==> flow/design.v <==
module gift_shop_part1(
    input clk, 
    input rst,
    input [31:0] data_in,   
    input valid_in,         
    output ready,       
    output reg finished,
    output reg [63:0] result
);
    localparam LENGTH = 34; 
    localparam HEX_LENGTH = 40;
    reg [1:0] word_cnt;
    reg [79:0] range_buffer;
    reg range_ready;
    wire [HEX_LENGTH-1:0] range_start_in;
    wire [HEX_LENGTH-1:0] range_end_in;
    assign range_start_in = range_buffer[79:40];
    assign range_end_in = range_buffer[39:0];
    assign ready = !rst;  
    reg stage1_valid;
    reg [HEX_LENGTH-1:0] stage1_range_start;
    reg [HEX_LENGTH-1:0] stage1_range_end;
    reg [31:0] stage1_start_len;
    reg [31:0] stage1_end_len;
    reg stage2_valid;
    reg [HEX_LENGTH-1:0] stage2_range_start;
    reg [HEX_LENGTH-1:0] stage2_range_end;
    reg [31:0] stage2_start_len;
    reg stage3_valid;
    reg [39:0] stage3_high_nibbles_start, stage3_high_nibbles_end;
    reg [39:0] stage3_low_nibbles_start,  stage3_low_nibbles_end;
    reg [31:0] stage3_half_len;
    reg stage4_valid;
    reg [31:0] stage4_half_len;
    reg [319:0] stage4_t_fstart, stage4_t_fend;
    reg [319:0] stage4_t_sstart, stage4_t_send;
    reg stage5_valid;
    reg [31:0] stage5_half_len;
    reg [159:0] stage5_L1_fstart, stage5_L1_fend;
    reg [159:0] stage5_L1_sstart, stage5_L1_send;
    reg stage6_valid;
    reg [31:0] stage6_half_len;
    reg [31:0] stage6_f_start, stage6_f_end;
    reg [31:0] stage6_s_start, stage6_s_end;
    reg stage7_valid;
    reg stage7_range_valid;
    reg [31:0] stage7_half_start;
    reg [31:0] stage7_half_end;
    reg [31:0] stage7_half_len;
    wire [31:0] stage2_half_len_wire;
    reg stage8_valid;
    reg stage8_range_valid;
    reg [31:0] stage8_mul_const;
    reg [31:0] stage8_sum_const;
    reg [31:0] stage8_addition;
    reg [31:0] stage8_half_len;
    wire [31:0] stage7_sub_const;
    reg stage10_valid, stage10_range_valid;
    reg [63:0] stage10_prod_mid;    
    reg [31:0] stage10_addition_q; 
    reg [31:0] stage10_half_len_q;
    reg stage9_valid, stage9_range_valid;
    reg [63:0] stage9_prod_partial;
    reg [31:0] stage9_addition_q;
    reg [31:0] stage9_half_len_q;
    reg [63:0] stage12_factor;
    reg  stage11_valid;
    reg stage11_range_valid;
    reg [63:0] stage11_immediate_sum;
    reg [31:0] stage11_half_len;
    reg stage12_valid, stage12_range_valid;
    reg [63:0] stage12_immediate_sum;
    reg stage13_valid, stage13_range_valid;
    reg [63:0] stage13_prod_partial;
    reg stage14_valid;
    reg stage14_range_valid;
    reg [63:0] stage14_result;
    reg [63:0] sum;
    reg [31:0] ranges_completed;
    function [31:0] length;
        input [HEX_LENGTH-1:0] number;
        begin
            if(number[39:36] != 0) length = 32'd10;
            else if(number[35:32] != 0) length = 32'd9;
            else if(number[31:28] != 0) length = 32'd8;
            else if(number[27:24] != 0) length = 32'd7;
            else if(number[23:20] != 0) length = 32'd6;
            else if(number[19:16] != 0) length = 32'd5;
            else if(number[15:12] != 0) length = 32'd4;
            else if(number[11:8] != 0) length = 32'd3;
            else if(number[7:4] != 0) length = 32'd2;
            else length = 32'd1;
        end
    endfunction
    function [319:0] extract_decimal_stage1; 
        input [39:0] bcd;
        input [31:0] num_digits;
        reg [31:0] t0, t1, t2, t3, t4, t5, t6, t7, t8, t9;
        begin
            t0 = (num_digits >= 1) ? bcd[3:0] : 32'd0;
            t1 = (num_digits >= 2) ? bcd[7:4] * 10 : 32'd0;
            t2 = (num_digits >= 3) ? bcd[11:8] * 100 : 32'd0;
            t3 = (num_digits >= 4) ? bcd[15:12] * 1000 : 32'd0;
            t4 = (num_digits >= 5) ? bcd[19:16] * 10000 : 32'd0;
            t5 = (num_digits >= 6) ? bcd[23:20] * 100000 : 32'd0;
            t6 = (num_digits >= 7) ? bcd[27:24] * 1000000 : 32'd0;
            t7 = (num_digits >= 8) ? bcd[31:28] * 10000000 : 32'd0;
            t8 = (num_digits >= 9) ? bcd[35:32] * 100000000 : 32'd0;
            t9 = (num_digits >= 10) ? bcd[39:36] * 1000000000 : 32'd0;
            extract_decimal_stage1 = {t9, t8, t7, t6, t5, t4, t3, t2, t1, t0};
        end
    endfunction
    function [159:0] extract_decimal_stage2; 
        input [319:0] stage1_output;  
        reg [31:0] t0, t1, t2, t3, t4, t5, t6, t7, t8, t9;
        reg [31:0] sum_L1_0, sum_L1_1, sum_L1_2, sum_L1_3, sum_L1_4;
        begin
            t0 = stage1_output[31:0];
            t1 = stage1_output[63:32];
            t2 = stage1_output[95:64];
            t3 = stage1_output[127:96];
            t4 = stage1_output[159:128];
            t5 = stage1_output[191:160];
            t6 = stage1_output[223:192];
            t7 = stage1_output[255:224];
            t8 = stage1_output[287:256];
            t9 = stage1_output[319:288];
            sum_L1_0 = t0 + t1;
            sum_L1_1 = t2 + t3;
            sum_L1_2 = t4 + t5;
            sum_L1_3 = t6 + t7;
            sum_L1_4 = t8 + t9;
            extract_decimal_stage2 = {sum_L1_4, sum_L1_3, sum_L1_2, sum_L1_1, sum_L1_0};
        end
    endfunction
    function [31:0] extract_decimal_stage3;
        input [159:0] stage2_output; 
        reg [31:0] sum_L1_0, sum_L1_1, sum_L1_2, sum_L1_3, sum_L1_4;
        reg [31:0] sum_L2_0, sum_L2_1, sum_L2_2;
        begin
            sum_L1_0 = stage2_output[31:0];
            sum_L1_1 = stage2_output[63:32];
            sum_L1_2 = stage2_output[95:64];
            sum_L1_3 = stage2_output[127:96];
            sum_L1_4 = stage2_output[159:128];
            sum_L2_0 = sum_L1_0 + sum_L1_1;
            sum_L2_1 = sum_L1_2 + sum_L1_3;
            sum_L2_2 = sum_L1_4;
            extract_decimal_stage3 = sum_L2_0 + sum_L2_1 + sum_L2_2;
        end
    endfunction
    function [63:0] power_ten;
        input [31:0] exp;
        begin
            case(exp)
                0: power_ten = 64'd1;
                1: power_ten = 64'd10;
                2: power_ten = 64'd100;
                3: power_ten = 64'd1000;
                4: power_ten = 64'd10000;
                5: power_ten = 64'd100000;
                default: power_ten = 64'd1;
            endcase
        end
    endfunction
    localparam CHUNK1 = 2'd0;
    localparam CHUNK2 = 2'd1;
    localparam CHUNK3 = 2'd2;
    always @(posedge clk) begin
        if (rst) begin
            word_cnt <= 0;
            range_ready <= 0;
        end else begin
            range_ready <= 0;
            if (valid_in && ready) begin
                case(word_cnt)
                    CHUNK1: begin
                        range_buffer[31:0] <= data_in;
                        word_cnt <= 2'd1;
                    end
                    CHUNK2: begin
                        range_buffer[63:32] <= data_in;
                        word_cnt <= 2'd2;
                    end
                    CHUNK3: begin
                        range_buffer[79:64] <= data_in[15:0];
                        range_ready <= 1;
                        word_cnt <= 2'd0;
                    end
                endcase
            end
        end
    end
    always @(posedge clk) begin
        if (rst) begin
            stage1_valid <= 0;
        end else begin
            if (range_ready) begin
                stage1_valid <= 1;
                stage1_range_start <= range_start_in;
                stage1_range_end <= range_end_in;
                stage1_start_len <= length(range_start_in);
                stage1_end_len <= length(range_end_in);
            end else begin
                stage1_valid <= 0;
            end
        end
    end
    always @(posedge clk) begin
        if (rst) begin
            stage2_valid <= 0;
        end else begin
            if (stage1_valid) begin
                if (stage1_start_len[0] == 1'b1 && stage1_end_len[0] == 1'b1 && 
                    stage1_start_len >= stage1_end_len) begin
                    stage2_range_start <= 40'h0000000002;
                    stage2_range_end <= 40'h0000000001;
                    stage2_start_len <= 32'd2;
                    stage2_valid <= 1;
                end else begin
                    if (stage1_start_len[0] == 1'b1) begin
                        stage2_range_start <= 40'h1 << (stage1_start_len << 2);
                        stage2_start_len <= stage1_start_len + 1;
                    end else begin
                        stage2_range_start <= stage1_range_start;
                        stage2_start_len <= stage1_start_len;
                    end
                    if (stage1_end_len[0] == 1'b1) begin 
                        stage2_range_end <= 40'h9999999999;
                    end else begin
                        stage2_range_end <= stage1_range_end;
                    end
                    stage2_valid <= 1;
                end
            end else begin
                stage2_valid <= 0;
            end
        end
    end
    assign stage2_half_len_wire = stage2_start_len >> 1;
    always @(posedge clk) begin
        if (rst) begin
            stage3_valid <= 0;
        end else begin
            stage3_valid <= stage2_valid;
            if (stage2_valid) begin
                stage3_half_len <= stage2_half_len_wire;
                stage3_high_nibbles_start <= stage2_range_start >> (stage2_half_len_wire << 2);
                stage3_high_nibbles_end <= stage2_range_end >> (stage2_half_len_wire << 2);
                stage3_low_nibbles_start <= stage2_range_start;
                stage3_low_nibbles_end <= stage2_range_end;
            end
        end
    end
    always @(posedge clk) begin
        if (rst) begin
            stage4_valid <= 0;
        end else begin
            stage4_valid <= stage3_valid;
            if (stage3_valid) begin
                stage4_half_len <= stage3_half_len;
                stage4_t_fstart <= extract_decimal_stage1(stage3_high_nibbles_start, stage3_half_len);
                stage4_t_fend <= extract_decimal_stage1(stage3_high_nibbles_end, stage3_half_len);
                stage4_t_sstart <= extract_decimal_stage1(stage3_low_nibbles_start, stage3_half_len);
                stage4_t_send <= extract_decimal_stage1(stage3_low_nibbles_end, stage3_half_len);
            end
        end
    end
    always @(posedge clk) begin
        if (rst) begin
            stage5_valid <= 0;
        end else begin
            stage5_valid <= stage4_valid;
            if (stage4_valid) begin
                stage5_half_len <= stage4_half_len;
                stage5_L1_fstart <= extract_decimal_stage2(stage4_t_fstart);
                stage5_L1_fend <= extract_decimal_stage2(stage4_t_fend);
                stage5_L1_sstart <= extract_decimal_stage2(stage4_t_sstart);
                stage5_L1_send <= extract_decimal_stage2(stage4_t_send);
            end
        end
    end
    always @(posedge clk) begin
        if (rst) begin
            stage6_valid <= 0;
        end else begin
            stage6_valid <= stage5_valid;
            if (stage5_valid) begin
                stage6_half_len <= stage5_half_len;
                stage6_f_start <= extract_decimal_stage3(stage5_L1_fstart);
                stage6_f_end <= extract_decimal_stage3(stage5_L1_fend);
                stage6_s_start <= extract_decimal_stage3(stage5_L1_sstart);
                stage6_s_end <= extract_decimal_stage3(stage5_L1_send);
            end
        end
    end
    always @(posedge clk) begin
        if (rst) begin
            stage7_valid <= 0;
            stage7_range_valid <= 0;
        end else begin
            stage7_valid <= stage6_valid;
            stage7_range_valid <= stage6_valid;
            if (stage6_valid) begin
                stage7_half_len <= stage6_half_len;
                stage7_half_start <= (stage6_s_start > stage6_f_start) ? (stage6_f_start + 1) : stage6_f_start;
                stage7_half_end <= (stage6_s_end < stage6_f_end) ? (stage6_f_end - 1) : stage6_f_end;
            end
        end
    end 
    assign stage7_sub_const = stage7_half_end - stage7_half_start;
    always @(posedge clk) begin
        if (rst) begin
            stage8_valid <= 0;
            stage8_range_valid <= 0;
        end else begin
            stage8_range_valid <= stage7_range_valid;
            if (stage7_valid && (stage7_half_end >= stage7_half_start)) begin
                stage8_sum_const <= stage7_half_start + stage7_half_end;
                stage8_half_len <= stage7_half_len;
                if (stage7_sub_const[0]) begin
                    stage8_addition <= 0;
                    stage8_mul_const <= (stage7_sub_const >> 1) + 1;
                end else begin
                    stage8_addition <= (stage7_half_start + stage7_half_end) >> 1;
                    stage8_mul_const <= stage7_sub_const >> 1;
                end
                stage8_valid <= 1;
            end else begin
                stage8_valid <= 0;
            end
        end
    end
    always @(posedge clk) begin
        if (rst) begin
            stage9_valid <= 0;
            stage9_range_valid <= 0;
        end else begin
            stage9_valid <= stage8_valid;
            stage9_range_valid <= stage8_range_valid;
            if (stage8_valid) begin
                stage9_prod_partial <= stage8_mul_const * stage8_sum_const;
                stage9_addition_q <= stage8_addition;
                stage9_half_len_q <= stage8_half_len;
            end
        end
    end
    always @(posedge clk) begin
        if (rst) begin
            stage10_valid <= 0;
            stage10_range_valid <= 0;
        end else begin
            stage10_valid <= stage9_valid;
            stage10_range_valid <= stage9_range_valid;
            if (stage9_valid) begin
                stage10_prod_mid <= stage9_prod_partial;
                stage10_addition_q <= stage9_addition_q;
                stage10_half_len_q <= stage9_half_len_q;
            end
        end
    end
    always @(posedge clk) begin
        if (rst) begin
            stage11_valid <= 0;
            stage11_range_valid <= 0;
        end else begin
            stage11_valid <= stage10_valid;
            stage11_range_valid <= stage10_range_valid;
            if (stage10_valid) begin
                stage11_immediate_sum <= stage10_prod_mid + stage10_addition_q;
                stage11_half_len <= stage10_half_len_q;
            end
        end
    end
    always @(posedge clk) begin
        if(rst) begin
            stage12_valid <= 0;
            stage12_range_valid <= 0;
        end else begin
            stage12_valid <= stage11_valid;
            stage12_range_valid <= stage11_range_valid;
            stage12_immediate_sum <= stage11_immediate_sum;
            stage12_factor <= power_ten(stage11_half_len) + 1;
        end
    end
    always @(posedge clk) begin
        if (rst) begin
            stage13_valid <= 0;
            stage13_range_valid <= 0;
        end else begin
            stage13_valid <= stage12_valid;
            stage13_range_valid <= stage12_range_valid;
            if (stage12_valid) begin
                stage13_prod_partial <= stage12_immediate_sum * stage12_factor;
            end
        end
    end
    always @(posedge clk) begin
        if (rst) begin
            stage14_valid <= 0;
            stage14_range_valid <= 0;
        end else begin
            stage14_valid <= stage13_valid;
            stage14_range_valid <= stage13_range_valid;
            if (stage13_valid) begin
                stage14_result <= stage13_prod_partial;
            end
        end
    end
    always @(posedge clk) begin
        if (rst) begin
            sum <= 0;
            finished <= 0;
            result <= 0;
            ranges_completed <= 0;
        end else begin
            if (stage14_valid) begin
                sum <= sum + stage14_result;
            end
            if (stage14_range_valid) begin
                ranges_completed <= ranges_completed + 1;
            end
            if (ranges_completed == LENGTH - 1 && stage14_range_valid && !finished) begin
                finished <= 1;
                result <= sum + (stage14_valid ? stage14_result : 64'd0);
            end
        end
    end
endmodule
Hand-over note for gift_shop_part1

# Reports on gift_shop_part1

Module gift_shop_part1 before and after one edit of its RTL, step after step.
Lines under "before" count in the file above, lines under "after" in the edited file.
"difference": "after" minus "before" as printed here. "rel. change": 100 x difference / "before".
Operators carry their Yosys type and port widths (W data, S select, Z words).
Cell names lack the library's common part.
The mark n/a stands for no value.

Top: gift_shop_part1
Clock port: clk
Standard-cell library: sky130hd
Timing corner: tt_025C_1v80

# Edit of the RTL

The edit as a unified diff against the file above.
A script made this edit; it was not meant as an optimisation.

```diff
@@ -9,5 +9,5 @@
 );
     localparam LENGTH = 34; 
-    localparam HEX_LENGTH = 40;
+    localparam HEX_LENGTH = 60;
     reg [1:0] word_cnt;
     reg [79:0] range_buffer;
```

# Word-level counts

Counts by Yosys on the flattened word-level netlist (proc, flatten, opt, wreduce; memories kept). Register bits leave out memories and registers merged into their read ports (data or address). Print and check cells are left out. Cells with the same type and inputs are merged into one.

Cells by class:

| what                             | before | after | difference | rel. change (%) |
| bitwise logic cells              | 2      | 3     | +1         | +50.00 |
| add/subtract/negate cells        | 47     | 47    | 0          | 0.00 |
| order comparisons                | 14     | 14    | 0          | 0.00 |
| muxes and demuxes                | 30     | 30    | 0          | 0.00 |
| divide/modulo/power cells        | 0      | 0     | 0          | n/a |
| reductions and logical operators | 51     | 52    | +1         | +1.96 |
| multipliers                      | 38     | 38    | 0          | 0.00 |
| equal/unequal tests              | 8      | 8     | 0          | 0.00 |
| shift operators                  | 3      | 3     | 0          | 0.00 |

Operator list:

| cell                    | before | after | difference | rel. change (%) |
| $not A1 Y1              | 2      | 3     | +1         | +50.00 |
| $reduce_or A2 Y1        | 2      | 3     | +1         | +50.00 |
| $shr A40 B32 Y40        | 2      | 1     | -1         | -50.00 |
| $shl A1 B32 Y40 const A | 1      | 0     | -1         | -100.00 |
| $shl A1 B32 Y60 const A | 0      | 1     | +1         | n/a |
| $shr A60 B32 Y40        | 0      | 1     | +1         | n/a |

Unchanged operator kinds not shown: 51.

Bit counts:

| what                            | before | after | difference | rel. change (%) |
| RAM bits                        | 0      | 0     | 0          | n/a |
| bits in registers               | 3384   | 3404  | +20        | +0.59 |
| latch bits                      | 0      | 0     | 0          | n/a |
| bits of input ports             | 35     | 35    | 0          | 0.00 |
| memory cells                    | 0      | 0     | 0          | n/a |
| word width x clocked read ports | 0      | 0     | 0          | n/a |
| bits in read-only memories      | 0      | 0     | 0          | n/a |

# Longest topological paths

Yosys ltp: most cells in a row. Word level: on the elaborated netlist, between registers, memories and ports. Mapped: between sequential cells and ports; inverters and the memories' decode and read muxes count.

Depth:

| what             | before | after | difference | rel. change (%) |
| word-level depth | 9      | 9     | 0          | 0.00 |
| ABC_AREA         | 0      | 0     | n/a        | n/a |
| mapped depth     | 33     | 33    | 0          | 0.00 |

# After synthesis

The flow's flattened synthesis, as Yosys stat reports it; memories are mapped. The netlist is that of the ABC_AREA named above (0 if unset); the other value can give another one.

Cell types:

| cell      | before | after | difference | rel. change (%) |
| and2_1    | 1253   | 1332  | +79        | +6.30 |
| nand2_1   | 1487   | 1442  | -45        | -3.03 |
| a21o_1    | 364    | 408   | +44        | +12.09 |
| o21ai_0   | 443    | 407   | -36        | -8.13 |
| nand3_1   | 202    | 227   | +25        | +12.38 |
| a21oi_1   | 808    | 786   | -22        | -2.72 |
| o21a_1    | 96     | 118   | +22        | +22.92 |
| nor2_1    | 981    | 963   | -18        | -1.83 |
| nand4_1   | 99     | 81    | -18        | -18.18 |
| nor4_1    | 63     | 45    | -18        | -28.57 |
| nor3_1    | 196    | 213   | +17        | +8.67 |
| inv_1     | 2571   | 2555  | -16        | -0.62 |
| xor2_1    | 304    | 289   | -15        | -4.93 |
| o211ai_1  | 32     | 46    | +14        | +43.75 |
| nor2b_1   | 295    | 283   | -12        | -4.07 |
| mux2i_1   | 115    | 104   | -11        | -9.57 |
| xnor2_1   | 757    | 747   | -10        | -1.32 |
| o2111ai_1 | 25     | 15    | -10        | -40.00 |

Unchanged cell types not shown: 16.
The list need not be complete.

Synthesis totals:

| what                              | before   | after    | difference | rel. change (%) |
| flip-flop cells                   | 2293     | 2298     | +5         | +0.22 |
| cells in the netlist              | 18121    | 18150    | +29        | +0.16 |
| cell area after synthesis (sq um) | 194348.9 | 195003.3 | +654.4     | +0.34 |

# Timing after synthesis

Source: OpenSTA report_checks on the synthesized netlist (no wires, ideal clock, input and output delay 20% of the period each), path of least setup slack; recovery checks are left aside. Register names are those of the netlist, which keeps one name where synthesis merged equal registers.

Timing post-synthesis:

| what                                | before                      | after                       | difference | rel. change (%) |
| path type                           | input -> register           | input -> register           | n/a        | n/a |
| start point                         | input port rst              | input port rst              | n/a        | n/a |
| end point                           | register stage4_half_len[0] | register stage4_half_len[0] | n/a        | n/a |
| path buffers                        | 2                           | 2                           | 0          | 0.00 |
| setup slack (ns)                    | -18.676                     | -18.670                     | +0.006     | n/a |
| driving pins on the path            | 3                           | 3                           | 0          | 0.00 |
| setup time (ns)                     | 1.584                       | 1.584                       | 0.000      | n/a |
| clock period (ns)                   | 10.0                        | 10.0                        | 0.0        | 0.00 |
| time at the first pin (ns)          | 2.000                       | 2.000                       | 0.000      | 0.00 |
| arrival (ns)                        | 27.092                      | 27.086                      | -0.006     | -0.02 |
| delay of the path (ns)              | 26.676                      | 26.670                      | -0.006     | -0.02 |
| period reached after synthesis (ns) | 28.676                      | 28.67                       | -0.006     | -0.02 |

"delay of the path" is the arrival time less input delay plus setup time.
"driving pins on the path": output pins that drive a net of the path, with the launching flip-flop's if there is one; two outputs of one cell count as two.
"period reached after synthesis" = period - worst setup slack (recovery checks aside). The figure is calculated, with input and output delays left at 20% of the set period.
Between the ends stands the longest chain of elaborated cells between them, by number of cells; it is not shown to be the way that was timed. Of several equally long chains one is given.
A line is the first line of the expression or statement that the cell stems from. Yosys adds cells for indexed reads and writes and turns some case tables into memories.

On the way, post-synthesis, before:
Cell sequence: clkbuf_1 > clkbuf_1 > nor2b_1
Length of the longest elaborated chain: 2
Elaborated cells between the ends (all ways): 2
Source lines of those cells: 0
Those cells by class: logic (1); reduce/logical (1)

RTL lines, path post-synthesis, before:

| what               | line | RTL |
| start: declaration | 3    | `input rst,` |
| $not A1 Y1         | n/a  |  |
| $reduce_and A2 Y1  | n/a  |  |
| end: assignment    | 261  | `stage4_half_len <= stage3_half_len;` |

On the way, post-synthesis, after:
Cell sequence: clkbuf_1 > clkbuf_1 > nor2b_1
Length of the longest elaborated chain: 2
Elaborated cells between the ends (all ways): 2
Source lines of those cells: 0
Those cells by class: logic (1); reduce/logical (1)

RTL lines, path post-synthesis, after:

| what               | line | RTL |
| start: declaration | 3    | `input rst,` |
| $not A1 Y1         | n/a  |  |
| $reduce_and A2 Y1  | n/a  |  |
| end: assignment    | 261  | `stage4_half_len <= stage3_half_len;` |

# Timing after layout

Path of least setup slack in the final report of each run of pair A (OpenROAD, finished layout, wires in). Where an end is a register, its clock arrival counts in the times.

Timing post-layout:

| what                       | before                             | after                            | difference | rel. change (%) |
| path type                  | register -> register               | register -> register             | n/a        | n/a |
| start point                | register stage12_immediate_sum[11] | register stage8_sum_const[13]    | n/a        | n/a |
| end point                  | register stage13_prod_partial[63]  | register stage9_prod_partial[62] | n/a        | n/a |
| driving pins on the path   | 30                                 | 31                               | +1         | +3.33 |
| arrival (ns)               | 10.00                              | 10.16                            | +0.16      | +1.60 |
| time at the first pin (ns) | 0.90                               | 0.90                             | 0.00       | 0.00 |
| path buffers               | 1                                  | 4                                | +3         | +300.00 |
| setup slack (ns)           | 0.59                               | 0.47                             | -0.12      | n/a |
| setup time (ns)            | 0.26                               | 0.26                             | 0.00       | n/a |
| clock period (ns)          | 10.0                               | 10.0                             | 0.0        | 0.00 |

Between the ends stands the longest chain of elaborated cells between them, by number of cells; it is not shown to be the way that was timed. Of several equally long chains one is given.

On the way, post-layout, before:
Cell sequence: edfxtp_1 > and2_1 > fa_1 > inv_1 > fa_1 > inv_1 > fa_1 > fa_1 > fa_1 > inv_1 > fa_1 > inv_1 > ha_1 > ha_1 > fa_1 > fa_1 > ha_1 > a21o_1 > a21oi_1 > o21ai_0 > a2111oi_0 > a211oi_1 > buf_4 > a21oi_1 > o21bai_1 > a221o_1 > a211oi_1 > o31ai_1 > a21oi_1 > xnor2_1
Length of the longest elaborated chain: 1
Elaborated cells between the ends (all ways): 1
Source lines of those cells: 1
Those cells by class: mul (1)

RTL lines, path post-layout, before:

| what               | line | RTL |
| start: declaration | 72   | `reg [63:0] stage12_immediate_sum;` |
| start: assignment  | 382  | `stage12_immediate_sum <= stage11_immediate_sum;` |
| $mul A64 B64 Y64   | 394  | `stage13_prod_partial <= stage12_immediate_sum * stage12_factor;` |
| end: assignment    | 394  |  |
| end: declaration   | 74   | `reg [63:0] stage13_prod_partial;` |

On the way, post-layout, after:
Cell sequence: edfxtp_1 > and2_1 > fa_1 > fa_1 > inv_1 > fa_1 > inv_1 > fa_1 > inv_1 > fa_1 > inv_1 > fa_1 > fa_1 > inv_1 > fa_1 > inv_1 > ha_1 > nand3_1 > buf_4 > a2111oi_1 > nor3_1 > buf_4 > o31ai_1 > buf_4 > a221o_1 > a31oi_1 > o21ai_1 > a221oi_1 > buf_4 > o31ai_1 > xor2_1
Length of the longest elaborated chain: 1
Elaborated cells between the ends (all ways): 1
Source lines of those cells: 1
Those cells by class: mul (1)

RTL lines, path post-layout, after:

| what               | line | RTL |
| start: declaration | 54   | `reg [31:0] stage8_sum_const;` |
| start: assignment  | 319  | `stage8_sum_const <= stage7_half_start + stage7_half_end;` |
| $mul A32 B32 Y64   | 342  | `stage9_prod_partial <= stage8_mul_const * stage8_sum_const;` |
| end: assignment    | 342  |  |
| end: declaration   | 63   | `reg [63:0] stage9_prod_partial;` |

# Flow runs

Runs of the flow (Yosys, OpenROAD) on both versions; the two runs of a pair have the same settings. The constraints put input and output delay at 20% of the set period each and load the outputs with 0.01 pF.

Flow settings, pair A:
CORE_UTILIZATION: 40
PLACE_DENSITY: 0.6
period_ns: 10.0
CAP_MARGIN: 20
CORE_MARGIN: 2
SLEW_MARGIN: 20

Measured results, pair A:

| what                                     | before   | after    | difference | rel. change (%) |
| setup slack of the worst path (ns)       | 0.595    | 0.471    | -0.124     | n/a |
| period achieved (ns)                     | 9.405    | 9.529    | +0.124     | +1.32 |
| summed negative setup slack (ns)         | 0.000    | 0.000    | 0.000      | n/a |
| post-synthesis cell area (sq um)         | 194348.9 | 195003.3 | +654.4     | +0.34 |
| total die area (sq um)                   | 491464.0 | 493106.0 | +1642.0    | +0.33 |
| total power after layout (mW)            | 32.980   | 33.957   | +0.977     | +2.96 |
| standard-cell area after routing (sq um) | 211733.0 | 212530.0 | +797.0     | +0.38 |

"period achieved": clock period set for the run, less the worst setup slack. It is reckoned from that one timing run; input and output delays stay at 20% of the period that was set.
"total power after layout": no workload was simulated; the value follows from the tool's default switching activity.

End of note.
